==> flow/design.v <==
`timescale 1ns / 1ps
module startup_controller(
	input clk,
	input rst,
	input start,
	input stop,
	output reg mcu_pwr,
	output reg is_sending,
	output reg ready
);
reg is_pulling_low, is_waiting_for_clock, is_waiting_for_bkgd_stable;
reg [15:0] timer;
always @(posedge clk) begin
	if (rst || stop) begin  
		is_pulling_low <= 0;
		is_waiting_for_clock <= 0;
		is_waiting_for_bkgd_stable <= 0;
		is_sending <= 0;
		mcu_pwr <= 0;
		ready <= 1;
	end else if (start) begin
		is_pulling_low <= 1;
		is_sending <= 1;
		timer <= 250;  
		ready <= 0;
	end else if (is_pulling_low) begin
		if (timer == 0) begin
			mcu_pwr <= 1;
			is_pulling_low <= 0;
			is_waiting_for_clock <= 1;
			timer <= 1200;  
		end else begin
			timer <= timer - 1;
		end
	end else if (is_waiting_for_clock) begin
		if (timer == 0) begin
			is_sending <= 0;  
			is_waiting_for_clock <= 0;
			is_waiting_for_bkgd_stable <= 1;
			timer <= 500;  
		end else begin
			timer <= timer - 1;
		end
	end else if (is_waiting_for_bkgd_stable) begin
		if (timer == 0) begin
			is_waiting_for_bkgd_stable <= 0;
			ready <= 1;
		end else begin
			timer <= timer - 1;
		end
	end
end
endmodule
`timescale 1ns / 1ps
module sync_controller(
	input clk,
	input rst,
	input bkgd_in,
	output is_sending,
	input start_sync,
	output [31:0] sync_length,
	output sync_length_is_ready,
	output reg ready,
	output [4:0] debug
);
parameter HIGHTIME = 32'd6500;  
reg [2:0] state;
reg [31:0] sync_count;
assign debug = {2'd0, state};
assign is_sending = state == 1;
assign sync_length = sync_count;
assign sync_length_is_ready = (state != 1) && (state != 4);
always @(posedge clk) begin
	sync_count <= sync_count;
	if (rst) begin
		state <= 0;
		sync_count <= HIGHTIME;  
		ready <= 0;
	end else if (start_sync) begin
		state <= 1;
		sync_count <= HIGHTIME;
		ready <= 0;
	end else if (state == 1) begin
		if (sync_count == 0) begin
			state <= 2;
			sync_count <= 8'h0f;
		end else begin
			sync_count <= sync_count - 1;
		end
	end else if (state == 2) begin
		if (sync_count == 0) begin
			state <= 3;
		end else begin
			sync_count <= sync_count - 1;
		end
	end else if (state == 3) begin
		if (bkgd_in == 0) begin
			state <= 4;
		end
	end else if (state == 4) begin
		if (bkgd_in == 1) begin
			state <= 0;
			ready <= 1;
		end else begin
			sync_count <= sync_count + 1;
		end
	end
end
endmodule
`timescale 1ns / 1ps
module bdc_clk_pulse_generator(
	input clk,
	input rst,
	output bdc_clk_pulse,
	input [31:0] sync_length,
	input set_sync_length
);
reg [15:0] counter;
reg [31:0] target_time;  
reg [31:0] residual;
assign bdc_clk_pulse = counter == 0;
always @(posedge clk) begin
	if (rst) begin
		counter <= 0;
		target_time <= 0;
		residual <= 0;
	end else if (set_sync_length) begin
		target_time <= sync_length;
		residual <= sync_length;
	end else if (counter > residual[31:7]) begin
		counter <= 0;
		residual <= residual[6:0] + target_time;
	end else begin
		counter <= counter + 1;
	end
end
endmodule
`timescale 1ns / 1ps
module bdc_interface(
	input clk,
	input rst,
	output reg is_sending,
	input bkgd_in,
	input tgt_clk_pulse,
	input [7:0] data_in,
	input send_data,
	output reg [7:0] data_out,
	input read_data,
	output ready
);
reg [3:0] state;
reg [7:0] tgt_clk_timer;
reg [7:0] data;
reg [3:0] bitsleft;
assign ready = state == 0 && !read_data && !send_data;
always @(posedge clk) begin
	if (rst) begin
		state <= 0;
		tgt_clk_timer <= 0;
		is_sending <= 0;
	end else if (tgt_clk_timer > 0) begin
		if (tgt_clk_pulse) begin
			tgt_clk_timer <= tgt_clk_timer - 1;
		end
	end else begin
		case (state)
		0: begin
			if (send_data) begin
				state <= 1;
				data <= data_in;
				bitsleft <= 8;
			end else if (read_data) begin
				state <= 3;
				bitsleft <= 8;
			end
		end
		1: begin
			if (bitsleft > 0) begin
				state <= 2;
				is_sending <= 1;
				if (data[7]) begin
					tgt_clk_timer <= 4;
				end else begin
					tgt_clk_timer <= 14;
				end
			end else begin
				state <= 0;
			end
		end
		2: begin
			is_sending <= 0;
			if (data[7]) begin
				tgt_clk_timer <= 14;
			end else begin
				tgt_clk_timer <= 4;
			end
			state <= 1;
			bitsleft <= bitsleft - 1;
			data <= {data[6:0], 1'd0};
		end
		3: begin
			if (bitsleft > 0) begin
				is_sending <= 1;
				tgt_clk_timer <= 3;
				state <= 4;
			end else begin
				data_out <= data;
				state <= 0;
			end
		end
		4: begin
			is_sending <= 0;
			tgt_clk_timer <= 7;
			state <= 5;
		end
		5: begin
			data <= {data[6:0], bkgd_in};
			bitsleft <= bitsleft - 1;
			tgt_clk_timer <= 6;
			state <= 3;
		end
		endcase
	end
end
endmodule
`timescale 1ns / 1ps
module bdm(
	input clk,
	input rst,
	input bkgd_in,
	output bkgd_out,
	output bkgd_is_high_z,
	output mcu_pwr,
	output mcu_vpp,
	input do_read,
	input do_write,
	input do_start_mcu,
	input do_stop_mcu,
	input do_delay,
	input do_echo_test,
	input do_enable_vpp,
	input do_disable_vpp,
	input do_echo_sync_value,
	input do_resync,
	input [7:0] data_in,
	output [7:0] data_out,
	output ready,
	output reg valid,
	output [3:0] debug
);
reg [7:0] echo_data;
wire [31:0] sync_count;
wire sync_is_sending;
wire [4:0] sync_debug;
reg sync_start;
wire sync_ready;
wire startup_start;
reg startup_stop;
wire startup_is_sending, startup_ready;
wire bdc_is_sending, bdc_ready;
wire [7:0] bdc_data_out;
wire bdc_read_data, bdc_send_data;
wire hold_commands_in_reset;
assign hold_commands_in_reset = 1'd0;  
wire bdc_clk_pulse;
reg [3:0] state;
reg [7:0] delay_counter;
startup_controller startup_controller(
	.clk(clk),
	.rst(rst || hold_commands_in_reset),
	.start(startup_start),
	.stop(startup_stop),
	.mcu_pwr(mcu_pwr),
	.is_sending(startup_is_sending),
	.ready(startup_ready)
);
sync_controller sync_controller(
	.clk(clk),
	.rst(rst || hold_commands_in_reset || do_stop_mcu || do_resync),
	.bkgd_in(bkgd_in),
	.is_sending(sync_is_sending),
	.start_sync(sync_start),
	.sync_length(sync_count),
	.sync_length_is_ready(),
	.ready(sync_ready),
	.debug(sync_debug)
);
reg set_bdc_pulse_gen;
bdc_clk_pulse_generator bdc_clk_pulse_generator(
	.clk(clk),
	.rst(rst || hold_commands_in_reset),
	.bdc_clk_pulse(bdc_clk_pulse),
	.sync_length(sync_count),
	.set_sync_length(set_bdc_pulse_gen)
);
bdc_interface bdc_interface(
	.clk(clk),
	.rst(rst || hold_commands_in_reset),
	.is_sending(bdc_is_sending),
	.bkgd_in(bkgd_in),
	.tgt_clk_pulse(bdc_clk_pulse),
	.data_in(data_in),
	.send_data(bdc_send_data),
	.data_out(bdc_data_out),
	.read_data(bdc_read_data),
	.ready(bdc_ready)
);
assign debug = sync_debug; 
assign bkgd_out = 1'd0;
assign bkgd_is_high_z =
	(state == 1 && startup_is_sending) ? 1'd0 :
	(state == 2 && sync_is_sending) ? 1'd0 :
	(state == 3 && bdc_is_sending) ? 1'd0 :
	(state == 4 && bdc_is_sending) ? 1'd0 :
	1'd1;
assign startup_start = state == 0 && do_start_mcu;
assign bdc_read_data = state == 0 && do_read;
assign bdc_send_data = state == 0 && do_write;
assign data_out =
	state == 5 ? echo_data :
	state == 7 ? sync_count[15:8] :
	state == 8 ? sync_count[7:0] :
	bdc_data_out;
assign ready = state == 0 && !do_start_mcu && !do_stop_mcu && !do_read && !do_write && !do_delay && !do_echo_test && !do_echo_sync_value && !do_resync;
reg vpp_enabled;
assign mcu_vpp = vpp_enabled;
always @(posedge clk) begin
	startup_stop <= 0;
	sync_start <= 0;
	set_bdc_pulse_gen <= 0;
	valid <= 0;
	if (rst) begin
		state <= 0;
		vpp_enabled <= 0;
	end else if (state == 0) begin
		if (do_start_mcu) begin
			state <= 1;
		end else if (do_stop_mcu) begin
			startup_stop <= 1;
		end else if (do_read) begin
			state <= 3;
		end else if (do_write) begin
			state <= 4;
		end else if (do_delay) begin
			state <= 6;
			delay_counter <= {data_in, 4'd0};
		end else if (do_echo_test) begin
			state <= 5;
			echo_data <= data_in;
			valid <= 1;
		end else if (do_enable_vpp) begin
			vpp_enabled <= 1;
		end else if (do_disable_vpp) begin
			vpp_enabled <= 0;
		end else if (do_echo_sync_value) begin
			state <= 7;
			valid <= 1;
		end else if (do_resync) begin
			state <= 2;
			sync_start <= 1;
		end
	end else if (state == 1) begin
		if (startup_ready) begin
			state <= 2;
			sync_start <= 1;
		end
	end else if (state == 2) begin
		if (sync_ready) begin
			set_bdc_pulse_gen <= 1;
			state <= 0;
		end
	end else if (state == 3) begin
		if (bdc_ready) begin
			state <= 0;
			valid <= 1;
		end
	end else if (state == 4) begin
		if (bdc_ready) begin
			state <= 0;
		end
	end else if (state == 6) begin
		if (delay_counter == 0) begin
			state <= 0;
		end else begin
			delay_counter <= delay_counter - 1;
		end
	end else if (state == 5) begin
		state <= 0;
	end else if (state == 7) begin
		state <= 8;
		valid <= 1;
	end else if (state == 8) begin
		state <= 0;
	end
end
endmodule
From RTL to reports: bdm
Tool output for the design above, in the order of the flow.
Line numbers count from 1 in the design file above.
Operators carry their Yosys type and port widths (W data, S select, Z words).
The mark - stands for no value.
- top module: bdm
- clock input: clk
- standard-cell library: sky130hd
- library corner: tt_025C_1v80

After elaboration
Counts by Yosys on the flattened word-level netlist (proc, flatten, opt, wreduce; memories kept). Register bits leave out memories and registers merged into their read ports (data or address). Print and check cells are left out. Cells with the same type and inputs are merged into one.
- noted div/mod/pow operators: 0
- $mul at 0
- reduce/logical cells at 80
- order comparisons at 3
- noted add/sub/neg operators: 8
- shift-type cells at 0
- noted bitwise gates (word level): 17
- noted equality and inequality tests: 54
- muxes and demuxes: 137
- operator list (kind ; number):
    $mux W32 ; 9
    $mux W8 ; 20
    $mux W4 ; 29
    $mux W16 ; 7
    $mux W1 ; 57
    $pmux W8 S5 ; 1
    $ne A2 B2 Y1 const B ; 17
    $logic_not A16 Y1 ; 2
    $add A32 B1 Y32 const B ; 1
    $sub A32 B1 Y32 const B ; 1
    $logic_not A32 Y1 ; 1
    $add A7 B32 Y32 ; 1
    $mux W3 ; 9
    $gt A16 B25 Y1 ; 1
    $eq A4 B3 Y1 const B ; 6
    $reduce_and A4 Y1 ; 6
    $reduce_and A8 Y1 ; 3
    $pmux W8 S3 ; 1
    $pmux W4 S6 ; 1
    $reduce_and A3 Y1 ; 6
    $logic_and A1 B1 Y1 ; 17
    $not A1 Y1 ; 17
    $add A16 B1 Y16 const B ; 1
    $sub A16 B1 Y16 const B ; 1
    $eq A4 B2 Y1 const B ; 4
    $sub A8 B1 Y8 const B ; 2
    $reduce_and A5 Y1 ; 3
    $reduce_bool A2 Y1 ; 7
Not listed: further kinds 35, cells in them 68.
- memories kept at 0
- output and inout port bits at 18
- memory bits (read-only) at 0
- register bits after elaboration at 196
- elaborated cells at 327
- bits of input ports at 21
- word width x clocked read ports at 0
- bits in latches at 0
- memory bits (writable) at 0

Longest topological paths
Longest topological path by Yosys (ltp), each cell counted once; first at word level (registers and memories cut), then after technology mapping (sequential cells cut; the memories' decode and read muxes count).
- depth after elaboration: 11
- ABC_AREA at 0
- gate-level depth with buffers: 11
- depth with buffers taken out: 8

Synthesis result
Source: synth_stat.txt of the flow (Yosys; design flattened, memories mapped). It holds for the ABC_AREA given above (unset counts as 0); a run with the other value may have another netlist.
Totals and module areas in this step are rounded.
- cells by type (cell ; number ; area in all (um^2)):
    sky130_fd_sc_hd__dfxtp_1 ; 151 ; 3.02E+03
    sky130_fd_sc_hd__edfxtp_1 ; 52 ; 1.56E+03
    sky130_fd_sc_hd__nor2_1 ; 147 ; 551.779
    sky130_fd_sc_hd__nand2_1 ; 132 ; 495.475
    sky130_fd_sc_hd__ha_1 ; 34 ; 425.408
    sky130_fd_sc_hd__a21oi_1 ; 76 ; 380.365
    sky130_fd_sc_hd__o21ai_0 ; 74 ; 370.355
    sky130_fd_sc_hd__xor2_1 ; 42 ; 367.853
    sky130_fd_sc_hd__mux2i_1 ; 34 ; 340.326
    sky130_fd_sc_hd__clkbuf_1 ; 88 ; 330.317
    sky130_fd_sc_hd__xnor2_1 ; 36 ; 315.302
    sky130_fd_sc_hd__nand3_1 ; 62 ; 310.298
    sky130_fd_sc_hd__nor3_1 ; 52 ; 260.25
    sky130_fd_sc_hd__nor4_1 ; 37 ; 231.472
    sky130_fd_sc_hd__nand4_1 ; 33 ; 206.448
    sky130_fd_sc_hd__inv_1 ; 45 ; 168.912
    sky130_fd_sc_hd__and3_1 ; 20 ; 125.12
    sky130_fd_sc_hd__and4_1 ; 14 ; 122.618
Not listed: further types 62, cells in them 280.
- chip area (Yosys): 11800 um^2
- noted buffers: 104
- flip-flop cells: 203
- standard cells after synthesis: 1409
The figures by module come from a second, unflattened synthesis with its own total; it is not the netlist above.
- noted cells (unflattened synthesis): 1418
- area total of the unflattened synthesis at 12400 um^2
Rows give one instance, submodules left out.
- by module (module ; cells ; seq. area (um^2) ; area (um^2) ; instances):
    bdc_clk_pulse_generator ; 537 ; 1600 ; 4540 ; 1
    sync_controller ; 448 ; 721 ; 3330 ; 1
    bdc_interface ; 149 ; 901 ; 1650 ; 1
    bdm ; 173 ; 761 ; 1600 ; 1
    startup_controller ; 111 ; 601 ; 1240 ; 1

Worst setup path after synthesis
OpenSTA on the mapped netlist: ideal clock, no wires. The path of least setup slack (recovery checks aside). Input and output delay are each 20% of the period. Register names are those of the netlist, which keeps one name where synthesis merged equal registers.
- kind: register to register
- start: register sync_controller.sync_count[0]
- end: register sync_controller.sync_count[11]
- stages on the path at 11
- time at the first pin at 0 ps
- noted data required time: 4878 ps
- path delay: 3146 ps
- arrival: 3024 ps
- noted period: 5000 ps
- noted slack: 1854 ps
- noted synthesis period reached: 3146 ps
"path delay" = arrival - input delay + setup time.
"stages on the path" counts driving pins, that of a launching flip-flop among them; a cell with two outputs on the path counts twice.
"synthesis period reached" is the clock period less the worst setup slack; recovery checks do not enter. This is arithmetic on one report: input and output delays are still those of the set period (20% each).
The rows between start and end are the longest chain of elaborated cells between them; the timing report does not say that the signal goes this way. Where chains are equally long, one stands for them.
A line is the first line of the expression or statement that the cell stems from. Yosys adds cells for indexed reads and writes and turns some case tables into memories.
At most two assigning lines are given for a register; there are more.
- cell sequence: sky130_fd_sc_hd__dfxtp_1 -> sky130_fd_sc_hd__inv_1 -> sky130_fd_sc_hd__ha_1 -> sky130_fd_sc_hd__or4b_2 -> sky130_fd_sc_hd__or4_1 -> sky130_fd_sc_hd__buf_2 -> sky130_fd_sc_hd__or4_4 -> sky130_fd_sc_hd__buf_6 -> sky130_fd_sc_hd__a31oi_4 -> sky130_fd_sc_hd__o22ai_1 -> sky130_fd_sc_hd__a221o_1
- noted length of the longest elaborated chain: 6
- RTL lines, path post-synthesis (what ; line ; text):
    from (decl) ; 68 ; reg [31:0] sync_count;
    from (assign) ; 74 ; sync_count <= sync_count;
    from (assign) ; 88 ; sync_count <= sync_count - 1;
    $add A32 B1 Y32 ; 105 ; sync_count <= sync_count + 1;
    $mux W32 ; 101 ; if (bkgd_in == 1) begin
    $mux W32 ; 100 ; end else if (state == 4) begin
    $mux W32 ; 96 ; end else if (state == 3) begin
    $mux W32 ; 90 ; end else if (state == 2) begin
    $mux W32 ; 83 ; end else if (state == 1) begin
    to (assign) ; 74 ;
    to (assign) ; 88 ;
    to (decl) ; 68 ;

Timing after layout
Path of least setup slack in the final report of stored run 1 (OpenROAD, finished layout, wires in). Where an end is a register, its clock arrival counts in the times.
The report prints the path's times to 10 ps; the period is as set.
- kind: register to register
- start: register sync_controller.sync_count[0]
- end: register sync_controller.sync_count[11]
- time at the first pin at 520 ps
- stages on the path at 9
- noted data required time: 2880 ps
- noted period: 2470 ps
- noted slack: -230 ps
- arrival: 3110 ps
The rows between start and end are the longest chain of elaborated cells between them; the timing report does not say that the signal goes this way. Where chains are equally long, one stands for them.
At most two assigning lines are given for a register; there are more.
- cell sequence: sky130_fd_sc_hd__dfxtp_4 -> sky130_fd_sc_hd__inv_4 -> sky130_fd_sc_hd__ha_4 -> sky130_fd_sc_hd__or4b_4 -> sky130_fd_sc_hd__or4_4 -> sky130_fd_sc_hd__or4_4 -> sky130_fd_sc_hd__a31oi_4 -> sky130_fd_sc_hd__o22ai_1 -> sky130_fd_sc_hd__a221o_1
- noted length of the longest elaborated chain: 6
- RTL lines, path after layout (what ; line ; text):
    from (decl) ; 68 ; reg [31:0] sync_count;
    from (assign) ; 74 ; sync_count <= sync_count;
    from (assign) ; 88 ; sync_count <= sync_count - 1;
    $add A32 B1 Y32 ; 105 ; sync_count <= sync_count + 1;
    $mux W32 ; 101 ; if (bkgd_in == 1) begin
    $mux W32 ; 100 ; end else if (state == 4) begin
    $mux W32 ; 96 ; end else if (state == 3) begin
    $mux W32 ; 90 ; end else if (state == 2) begin
    $mux W32 ; 83 ; end else if (state == 1) begin
    to (assign) ; 74 ;
    to (assign) ; 88 ;
    to (decl) ; 68 ;

Lab notebook: bdm

Measured results for bdm: 3 stored runs of the Yosys and OpenROAD flow on sky130hd. The settings differ; the order carries no meaning. The constraints put input and output delay at 20% of the set period each and load the outputs with 0.01 pF.
"reached clock period" means the clock period less the worst setup slack. The figure is calculated, with input and output delays left at 20% of the set period.
"critical path time" = time allowed to the worst setup path (clock period - input delay - output delay, where it has them) - its slack; a late launch clock adds to it, a late capture clock takes from it.
"overall power" rests on the timing tool's default activity at the inputs, not on a simulated workload.
"critical path time" is known to 10 ps.
Measured values are rounded.

Stored run 1
Settings were period_ns = 2.47; CAP_MARGIN = 20; CORE_MARGIN = 2; CORE_UTILIZATION = 40; SLEW_MARGIN = 20
- post-synthesis cell area: 11800 um^2
- area of the die: 30900 um^2
- noted the area of the standard cells in the finished layout: 14700 um^2
- final design utilization at 51.0%
- worst setup slack after layout: -227 ps
- setup TNS: -3870 ps
- lowest hold slack: 406 ps
- noted the overall power: 9860 µW
- reached clock period: 2697 ps
- noted the critical path time: 2700 ps
- worst setup path kind: register to register

Stored run 2
Settings were period_ns = 5.0; CAP_MARGIN = 20; CORE_MARGIN = 2; CORE_UTILIZATION = 40; SLEW_MARGIN = 20
- post-synthesis cell area: 11800 um^2
- area of the die: 30900 um^2
- noted the area of the standard cells in the finished layout: 13200 um^2
- final design utilization at 45.7%
- worst setup slack after layout: 947 ps
- setup TNS: 0 ps
- lowest hold slack: 455 ps
- noted the overall power: 4430 µW
- reached clock period: 4053 ps
- noted the critical path time: 2050 ps
- worst setup path kind: input to output

Stored run 3
Settings were CAP_MARGIN = 20; CELL_PAD_IN_SITES_DETAIL_PLACEMENT = 2; CELL_PAD_IN_SITES_GLOBAL_PLACEMENT = 2; CTS_CLUSTER_DIAMETER = 342; CTS_CLUSTER_SIZE = 91; GPL_ROUTABILITY_DRIVEN = 0; SETUP_SLACK_MARGIN = 1.45; SLEW_MARGIN = 10; period_ns = 6.91; CORE_MARGIN = 2; CORE_UTILIZATION = 40
- post-synthesis cell area: 11800 um^2
- area of the die: 30900 um^2
- noted the area of the standard cells in the finished layout: 12600 um^2
- final design utilization at 43.7%
- worst setup slack after layout: 2070 ps
- setup TNS: 0 ps
- lowest hold slack: 338 ps
- noted the overall power: 2550 µW
- reached clock period: 4837 ps
- noted the critical path time: 2070 ps
- worst setup path kind: input to output
